==> flow/design.v <==
module cordic_phase_shifter #(parameter DEPTH = 1, LOG2_PHASE_SCALE = 1)(
input clk,
input rst_n,
input signed [8:0] x_in,
input signed [8:0] y_in,
input signed [31:0] p,
output reg signed [8:0] x_out,
output reg signed [8:0] y_out,
output reg signed [31:0] phase_final
);
wire signed [31:0] atan_table [0:30];
   assign atan_table[0]  = 32'b00100000000000000000000000000000; 
   assign atan_table[1]  = 32'b00010010111001000000010100011101; 
   assign atan_table[2]  = 32'b00001001111110110011100001011011; 
   assign atan_table[3]  = 32'b00000101000100010001000111010100; 
   assign atan_table[4]  = 32'b00000010100010110000110101000011;
   assign atan_table[5]  = 32'b00000001010001011101011111100001;
   assign atan_table[6]  = 32'b00000000101000101111011000011110;
   assign atan_table[7]  = 32'b00000000010100010111110001010101;
   assign atan_table[8]  = 32'b00000000001010001011111001010011;
   assign atan_table[9]  = 32'b00000000000101000101111100101110;
   assign atan_table[10] = 32'b00000000000010100010111110011000;
   assign atan_table[11] = 32'b00000000000001010001011111001100;
   assign atan_table[12] = 32'b00000000000000101000101111100110;
   assign atan_table[13] = 32'b00000000000000010100010111110011;
   assign atan_table[14] = 32'b00000000000000001010001011111001;
   assign atan_table[15] = 32'b00000000000000000101000101111101;
   assign atan_table[16] = 32'b00000000000000000010100010111110;
   assign atan_table[17] = 32'b00000000000000000001010001011111;
   assign atan_table[18] = 32'b00000000000000000000101000101111;
   assign atan_table[19] = 32'b00000000000000000000010100011000;
   assign atan_table[20] = 32'b00000000000000000000001010001100;
   assign atan_table[21] = 32'b00000000000000000000000101000110;
   assign atan_table[22] = 32'b00000000000000000000000010100011;
   assign atan_table[23] = 32'b00000000000000000000000001010001;
   assign atan_table[24] = 32'b00000000000000000000000000101000;
   assign atan_table[25] = 32'b00000000000000000000000000010100;
   assign atan_table[26] = 32'b00000000000000000000000000001010;
   assign atan_table[27] = 32'b00000000000000000000000000000101;
   assign atan_table[28] = 32'b00000000000000000000000000000010;
   assign atan_table[29] = 32'b00000000000000000000000000000001;
   assign atan_table[30] = 32'b00000000000000000000000000000000;
reg signed [8:0] next_x_out, next_y_out;
reg signed [31:0] next_phase_final;
wire signed [31:0] atan_val;
always @(posedge clk) begin
    if (!rst_n) begin
        x_out <= x_in;
        y_out <= y_in;
        phase_final <= p;
    end 
    else begin
        x_out <= next_x_out;
        y_out <= next_y_out;
        phase_final <= next_phase_final;
    end
end
localparam [8:0] DEPTH_CASTED = DEPTH[8:0];
assign atan_val = atan_table[DEPTH_CASTED] >>> LOG2_PHASE_SCALE;
always @* begin
    next_x_out = x_in + (y_in >>> DEPTH_CASTED);
    next_y_out = y_in - (x_in >>> DEPTH_CASTED);
    next_phase_final = p + atan_val;
    if (p[31] == 1'b0) begin
        next_x_out = x_in - (y_in >>> DEPTH_CASTED);
        next_y_out = y_in + (x_in >>> DEPTH_CASTED);
        next_phase_final = p - atan_val;
    end
end
endmodule
module pipeline(
input clk,
input rst_n,
input signed [8:0] x_in,
input signed [8:0] y_in,
input signed [31:0] phase_in,
input in_valid,
output signed [8:0] x_out,
output signed [8:0] y_out,
output signed [31:0] phase_out,
output out_valid
);
    wire signed [8:0] x_stage [0:31];
    wire signed [8:0] y_stage [0:31];
    wire signed [31:0] phase_stage [0:31];
    assign x_stage[0] = x_in;
    assign y_stage[0] = y_in;
    assign phase_stage[0] = phase_in;
genvar i;
generate
        for (i = 0; i < 31; i = i + 1) begin : cordic_stages
            cordic_phase_shifter #(
                .DEPTH(i),
                .LOG2_PHASE_SCALE(0)
            ) stage_inst (
                .clk(clk),
                .rst_n(rst_n),
                .x_in(x_stage[i]),
                .y_in(y_stage[i]),
                .p(phase_stage[i]),
                .x_out(x_stage[i+1]),
                .y_out(y_stage[i+1]),
                .phase_final(phase_stage[i+1])
            );
        end
endgenerate
    reg [30:0] valid_stage;
    always @(posedge clk) begin
        if (!rst_n)
            valid_stage <= 31'd0;
        else
            valid_stage <= {valid_stage[29:0], in_valid};
    end
    assign out_valid = valid_stage[30];
    assign x_out = x_stage[31];
    assign y_out = y_stage[31];
    assign phase_out = phase_stage[31];
endmodule
# From RTL to reports: pipeline
# Each step is given for the RTL above and for the edited RTL.
# "orig" refers to lines of the RTL above, "edited" to lines of the edited file.
# "diff" is "edited" less "orig", of the values as shown; "rel_change_pct" is that difference over "orig", in percent.
# Operators: Yosys type, input widths -> output width; for muxes data width and select width s.
# Library cell names are shortened.
# Not given: n/a
# inputs
top	pipeline
clock	clk
cell_library	sky130hd
lib_corner	tt_025C_1v80

# Edit of the RTL
# Unified diff, file above to edited file.
# The edited RTL no longer does the same as the RTL above: the edit was made by script, with no optimisation intended.
# begin of diff
@@ -61,5 +61,5 @@
     next_x_out = x_in + (y_in >>> DEPTH_CASTED);
     next_y_out = y_in - (x_in >>> DEPTH_CASTED);
-    next_phase_final = p + atan_val;
+    next_phase_final = p | atan_val;
     if (p[31] == 1'b0) begin
         next_x_out = x_in - (y_in >>> DEPTH_CASTED);
# end of diff

# Word level
# Counts by Yosys on the flattened word-level netlist (proc, flatten, opt, wreduce). Print and check cells are left out. Cells with the same type and inputs are merged into one.
# word_totals
item	orig	edited	diff	rel_change_pct
wordCells	461	433	-28	-6.07
out_inout_bits	51	51	0	0.00
regBits	1581	1581	0	0.00
# op_classes
item	orig	edited	diff	rel_change_pct
mux	184	186	2	1.09
addsub	183	153	-30	-16.39
# ops
cell	orig	edited	diff	rel_change_pct
$mux 32	60	62	2	3.33
$add 32x10->32 const B	1	0	-1	-100.00
$add 32x11->32 const B	1	0	-1	-100.00
$add 32x12->32 const B	1	0	-1	-100.00
$add 32x13->32 const B	1	0	-1	-100.00
$add 32x14->32 const B	1	0	-1	-100.00
$add 32x15->32 const B	1	0	-1	-100.00
$add 32x16->32 const B	1	0	-1	-100.00
$add 32x17->32 const B	1	0	-1	-100.00
$add 32x18->32 const B	1	0	-1	-100.00
$add 32x19->32 const B	1	0	-1	-100.00
$add 32x2->32 const B	1	0	-1	-100.00
$add 32x20->32 const B	1	0	-1	-100.00
$add 32x21->32 const B	1	0	-1	-100.00
$add 32x22->32 const B	1	0	-1	-100.00
$add 32x23->32 const B	1	0	-1	-100.00
$add 32x24->32 const B	1	0	-1	-100.00
$add 32x25->32 const B	1	0	-1	-100.00
$add 32x26->32 const B	1	0	-1	-100.00
$add 32x27->32 const B	1	0	-1	-100.00
$add 32x28->32 const B	1	0	-1	-100.00
$add 32x29->32 const B	1	0	-1	-100.00
$add 32x3->32 const B	1	0	-1	-100.00
$add 32x30->32 const B	1	0	-1	-100.00
$add 32x31->32 const B	1	0	-1	-100.00
$add 32x4->32 const B	1	0	-1	-100.00
$add 32x5->32 const B	1	0	-1	-100.00
$add 32x6->32 const B	1	0	-1	-100.00
# Unchanged operator kinds not shown: 49.
# Not every row of either side is listed.

# Depth
# Yosys ltp: most cells in a row. Word level: on the elaborated netlist, between registers, memories and ports. Mapped: between sequential cells and ports; inverters and the memories' decode and read muxes count.
# depth
item	orig	edited	diff	rel_change_pct
word_depth	3	3	0	0.00
ABC_AREA	0	0	n/a	n/a
mapped_depth	16	14	-2	-12.50
mapped_depth_nobuf	16	14	-2	-12.50

# After synthesis
# Yosys stat after the flow's synthesis: flattened, memories mapped to cells. It holds for the ABC_AREA given above (unset counts as 0); a run with the other value may have another netlist.
# by_type
cell_type	orig	edited	diff	rel_change_pct
ha_1	1378	562	-816	-59.22
mux2_2	987	314	-673	-68.19
a21oi_1	1094	510	-584	-53.38
a21o_1	722	178	-544	-75.35
xnor2_1	869	535	-334	-38.43
inv_1	578	306	-272	-47.06
nor3_1	111	282	171	154.05
o21bai_1	219	51	-168	-76.71
xor2_1	368	535	167	45.38
clkbuf_1	308	145	-163	-52.92
nand2_1	673	517	-156	-23.18
nor4_1	14	150	136	971.43
or3_1	33	148	115	348.48
nor2_1	713	633	-80	-11.22
nand3_1	172	99	-73	-42.44
o21a_1	114	44	-70	-61.40
nand4_1	91	27	-64	-70.33
and3_1	95	32	-63	-66.32
# Unchanged cell types not shown: 6.
# Not every row of either side is listed.
# mapped
item	orig	edited	diff	rel_change_pct
cell_count	12039	8410	-3629	-30.14
seq_area_um2	31650.4	31650.4	0.0	0.00
n_buf	348	218	-130	-37.36
flip_flops	1581	1581	0	0.00
mapped_area_um2	110110.6	79369.9	-30740.7	-27.92
# The figures by module come from a second, unflattened synthesis with its own total; it is not the netlist above.
# unflattened
item	orig	edited	diff	rel_change_pct
hier_cells	13892	9129	-4763	-34.29
hier_area_um2	120684.5	85389.4	-35295.1	-29.25
# Each row is one instance without its submodules.
# modules_orig
mod	n_inst	n_cells	mod_area_um2
cordic_phase_shifter	1	562	4524.3
cordic_phase_shifter	1	541	4478.0
cordic_phase_shifter	1	522	4256.6
cordic_phase_shifter	1	494	4226.6
cordic_phase_shifter	1	487	4136.5
cordic_phase_shifter	1	475	4103.9
cordic_phase_shifter	1	486	4087.7
cordic_phase_shifter	1	461	4080.2
cordic_phase_shifter	1	473	4060.1
cordic_phase_shifter	1	485	4040.1
cordic_phase_shifter	1	480	4017.6
cordic_phase_shifter	1	448	3998.8
cordic_phase_shifter	1	471	3992.6
cordic_phase_shifter	1	465	3986.3
# orig: Modules not listed: 18.
# modules_edited
mod	n_inst	n_cells	mod_area_um2
cordic_phase_shifter	1	402	3383.2
cordic_phase_shifter	1	355	3241.9
cordic_phase_shifter	1	364	3104.2
cordic_phase_shifter	1	346	3096.7
cordic_phase_shifter	1	354	3081.7
cordic_phase_shifter	1	350	3045.4
cordic_phase_shifter	1	339	2971.6
cordic_phase_shifter	1	314	2892.8
cordic_phase_shifter	1	333	2890.3
cordic_phase_shifter	1	316	2879.0
cordic_phase_shifter	1	317	2851.5
cordic_phase_shifter	1	302	2778.9
cordic_phase_shifter	1	303	2767.7
cordic_phase_shifter	1	279	2737.6
# edited: Modules not listed: 18.

# Worst setup path after synthesis
# OpenSTA on the mapped netlist: ideal clock, no wires. The path of least setup slack (recovery checks aside). Input and output delay are each 20% of the period. Register names are those of the netlist, which keeps one name where synthesis merged equal registers.
# synth_path
item	orig	edited	diff	rel_change_pct
path_kind	flip-flop to flip-flop	input port to flip-flop	n/a	n/a
start	reg cordic_stages[0].stage_inst.phase_final[31]	in x_in[5]	n/a	n/a
end	reg cordic_stages[1].stage_inst.phase_final[25]	reg cordic_stages[0].stage_inst.x_out[8]	n/a	n/a
period_ps	10000	10000	0	0.00
delay_ps	4108	1946	-2162	-52.63
slack_ps	5892	6054	162	n/a
driving_pins	15	10	-5	-33.33
t_arrival_ps	3987	3828	-159	-3.99
setup_time_ps	121	118	-3	n/a
path_buffers	2	1	-1	-50.00
t_first_pin_ps	0	2000	2000	n/a
in_delay_ps	n/a	2000	n/a	n/a
period_less_setup_slack_ps	4108	3946	-162	-3.94
# "delay_ps" is the arrival time less input delay plus setup time.
# "driving_pins" counts driving pins, that of a launching flip-flop among them; a cell with two outputs on the path counts twice.
# "period_less_setup_slack_ps" = period - worst setup slack (recovery checks aside). The figure is calculated, with input and output delays left at 20% of the set period.
# The rows between start and end are the longest chain of elaborated cells between them; the timing report does not say that the signal goes this way. Where chains are equally long, one stands for them.
# Each line given opens the expression or statement behind the cell; cells for indexed reads and writes are added by Yosys, which also makes memories of some case tables.
# synth_via_orig
cell_sequence	dfxtp_1 > clkbuf_1 > buf_1 > inv_1 > ha_1 > a21oi_1 > nor2_1 > or4b_4 > a221oi_2 > o21ai_1 > o21a_2 > a41o_4 > a31oi_4 > xnor2_1 > mux2_4
elab_chain_len	2
cone_cells	2
cone_lines	2
cone_classes	2 x mux
# synth_rtl_orig
item	line	text
start: declaration	9	output reg signed [31:0] phase_final
start: assignment	50	phase_final <= p;
start: assignment	55	phase_final <= next_phase_final;
$mux 32	64	if (p[31] == 1'b0) begin
$mux 32	47	if (!rst_n) begin
end: assignment	50
end: assignment	55
end: declaration	9
# synth_via_edited
cell_sequence	inv_1 > ha_1 > clkbuf_1 > or3_1 > o221ai_1 > o21bai_1 > a211oi_1 > xor2_1 > nand2_1 > xnor2_1
elab_chain_len	3
cone_cells	4
cone_classes	2 x add/sub; 2 x mux
# synth_rtl_edited
item	line	text
start: declaration	74	input signed [8:0] x_in,
$sub 9x9->9	65	next_x_out = x_in - (y_in >>> DEPTH_CASTED);
$mux 9	64	if (p[31] == 1'b0) begin
$mux 9	47	if (!rst_n) begin
end: assignment	48	x_out <= x_in;
end: assignment	53	x_out <= next_x_out;
end: declaration	7	output reg signed [8:0] x_out,

# Worst path after layout
# Path of least setup slack in the final report of the runs of pair A (OpenROAD, finished layout, wires in). Where an end is a register, its clock arrival counts in the times.
# The path's times are printed in steps of 10 ps; the period is the one set.
# layout_path
item	orig	edited	diff	rel_change_pct
path_kind	flip-flop to flip-flop	input port to flip-flop	n/a	n/a
start	reg cordic_stages[22].stage_inst.phase_final[31]	in rst_n	n/a	n/a
end	reg cordic_stages[23].stage_inst.phase_final[26]	reg cordic_stages[9].stage_inst.phase_final[27]	n/a	n/a
driving_pins	13	7	-6	-46.15
t_arrival_ps	5660	5240	-420	-7.42
slack_ps	5090	5420	330	n/a
t_first_pin_ps	880	2000	1120	127.27
period_ps	10000	10000	0	0.00
path_buffers	0	2	2	n/a
setup_time_ps	100	140	40	n/a
in_delay_ps	n/a	2000	n/a	n/a
# The rows between start and end are the longest chain of elaborated cells between them; the timing report does not say that the signal goes this way. Where chains are equally long, one stands for them.
# layout_via_orig
cell_sequence	dfxtp_1 > clkinv_1 > ha_1 > nor2b_1 > o21ai_0 > a2111o_1 > a31oi_1 > o211ai_1 > a21oi_1 > o21ai_0 > a21oi_1 > o21ai_0 > a31o_2
elab_chain_len	2
cone_cells	2
cone_lines	2
cone_classes	2 x mux
# layout_rtl_orig
item	line	text
start: declaration	9	output reg signed [31:0] phase_final
start: assignment	50	phase_final <= p;
start: assignment	55	phase_final <= next_phase_final;
$mux 32	64	if (p[31] == 1'b0) begin
$mux 32	47	if (!rst_n) begin
end: assignment	50
end: assignment	55
end: declaration	9
# layout_via_edited
cell_sequence	buf_8 > buf_4 > nand2_1 > or4_1 > or3_1 > a2111oi_0 > xor2_1
elab_chain_len	1
cone_cells	1
cone_lines	1
cone_classes	1 x mux
# layout_rtl_edited
item	line	text
start: declaration	73	input rst_n,
$mux 32	47	if (!rst_n) begin
end: assignment	50	phase_final <= p;
end: assignment	55	phase_final <= next_phase_final;
end: declaration	9	output reg signed [31:0] phase_final

# Measured runs
# Runs of the flow (Yosys, OpenROAD) on both versions; the two runs of a pair have the same settings. The constraints put input and output delay at 20% of the set period each and load the outputs with 0.01 pF.
# settings_pair_A
CORE_UTILIZATION	40
period_ns	10.0
CAP_MARGIN	20
CORE_MARGIN	2
SLEW_MARGIN	20
# results_pair_A
item	orig	edited	diff	rel_change_pct
post_route_util_frac	0.442	0.451	0.009	n/a
synthesis_area_um2	110110.6	79369.9	-30740.7	-27.92
achieved_period_ps	4906	4583	-323	-6.58
timing.setup.ws_ps	5094	5417	323	n/a
tns_ps	0	0	0	n/a
hold_worst_slack_ps	321	323	2	n/a
stdcell_area_um2	121069.0	88919.0	-32150.0	-26.56
dieArea_um2	279492.0	202005.0	-77487.0	-27.72
# settings_pair_B
CAP_MARGIN	40
CORE_ASPECT_RATIO	0.98
CORE_MARGIN	7
CORE_UTILIZATION	51
CTS_CLUSTER_SIZE	28
GPL_ROUTABILITY_DRIVEN	0
PLACE_DENSITY_LB_ADDON	0.1
SETUP_SLACK_MARGIN	0.48
period_ns	3.14
SLEW_MARGIN	20
# results_pair_B
item	orig	edited	diff	rel_change_pct
post_route_util_frac	0.637	0.583	-0.054	n/a
synthesis_area_um2	110110.6	79369.9	-30740.7	-27.92
achieved_period_ps	3224	2633	-591	-18.33
timing.setup.ws_ps	-84	507	591	n/a
tns_ps	-176	0	176	n/a
hold_worst_slack_ps	244	260	16	n/a
stdcell_area_um2	136421.0	90240.3	-46180.7	-33.85
dieArea_um2	229110.0	166869.0	-62241.0	-27.17
# "achieved_period_ps": clock period set for the run, less the worst setup slack. It is reckoned from that one timing run; input and output delays stay at 20% of the period that was set.
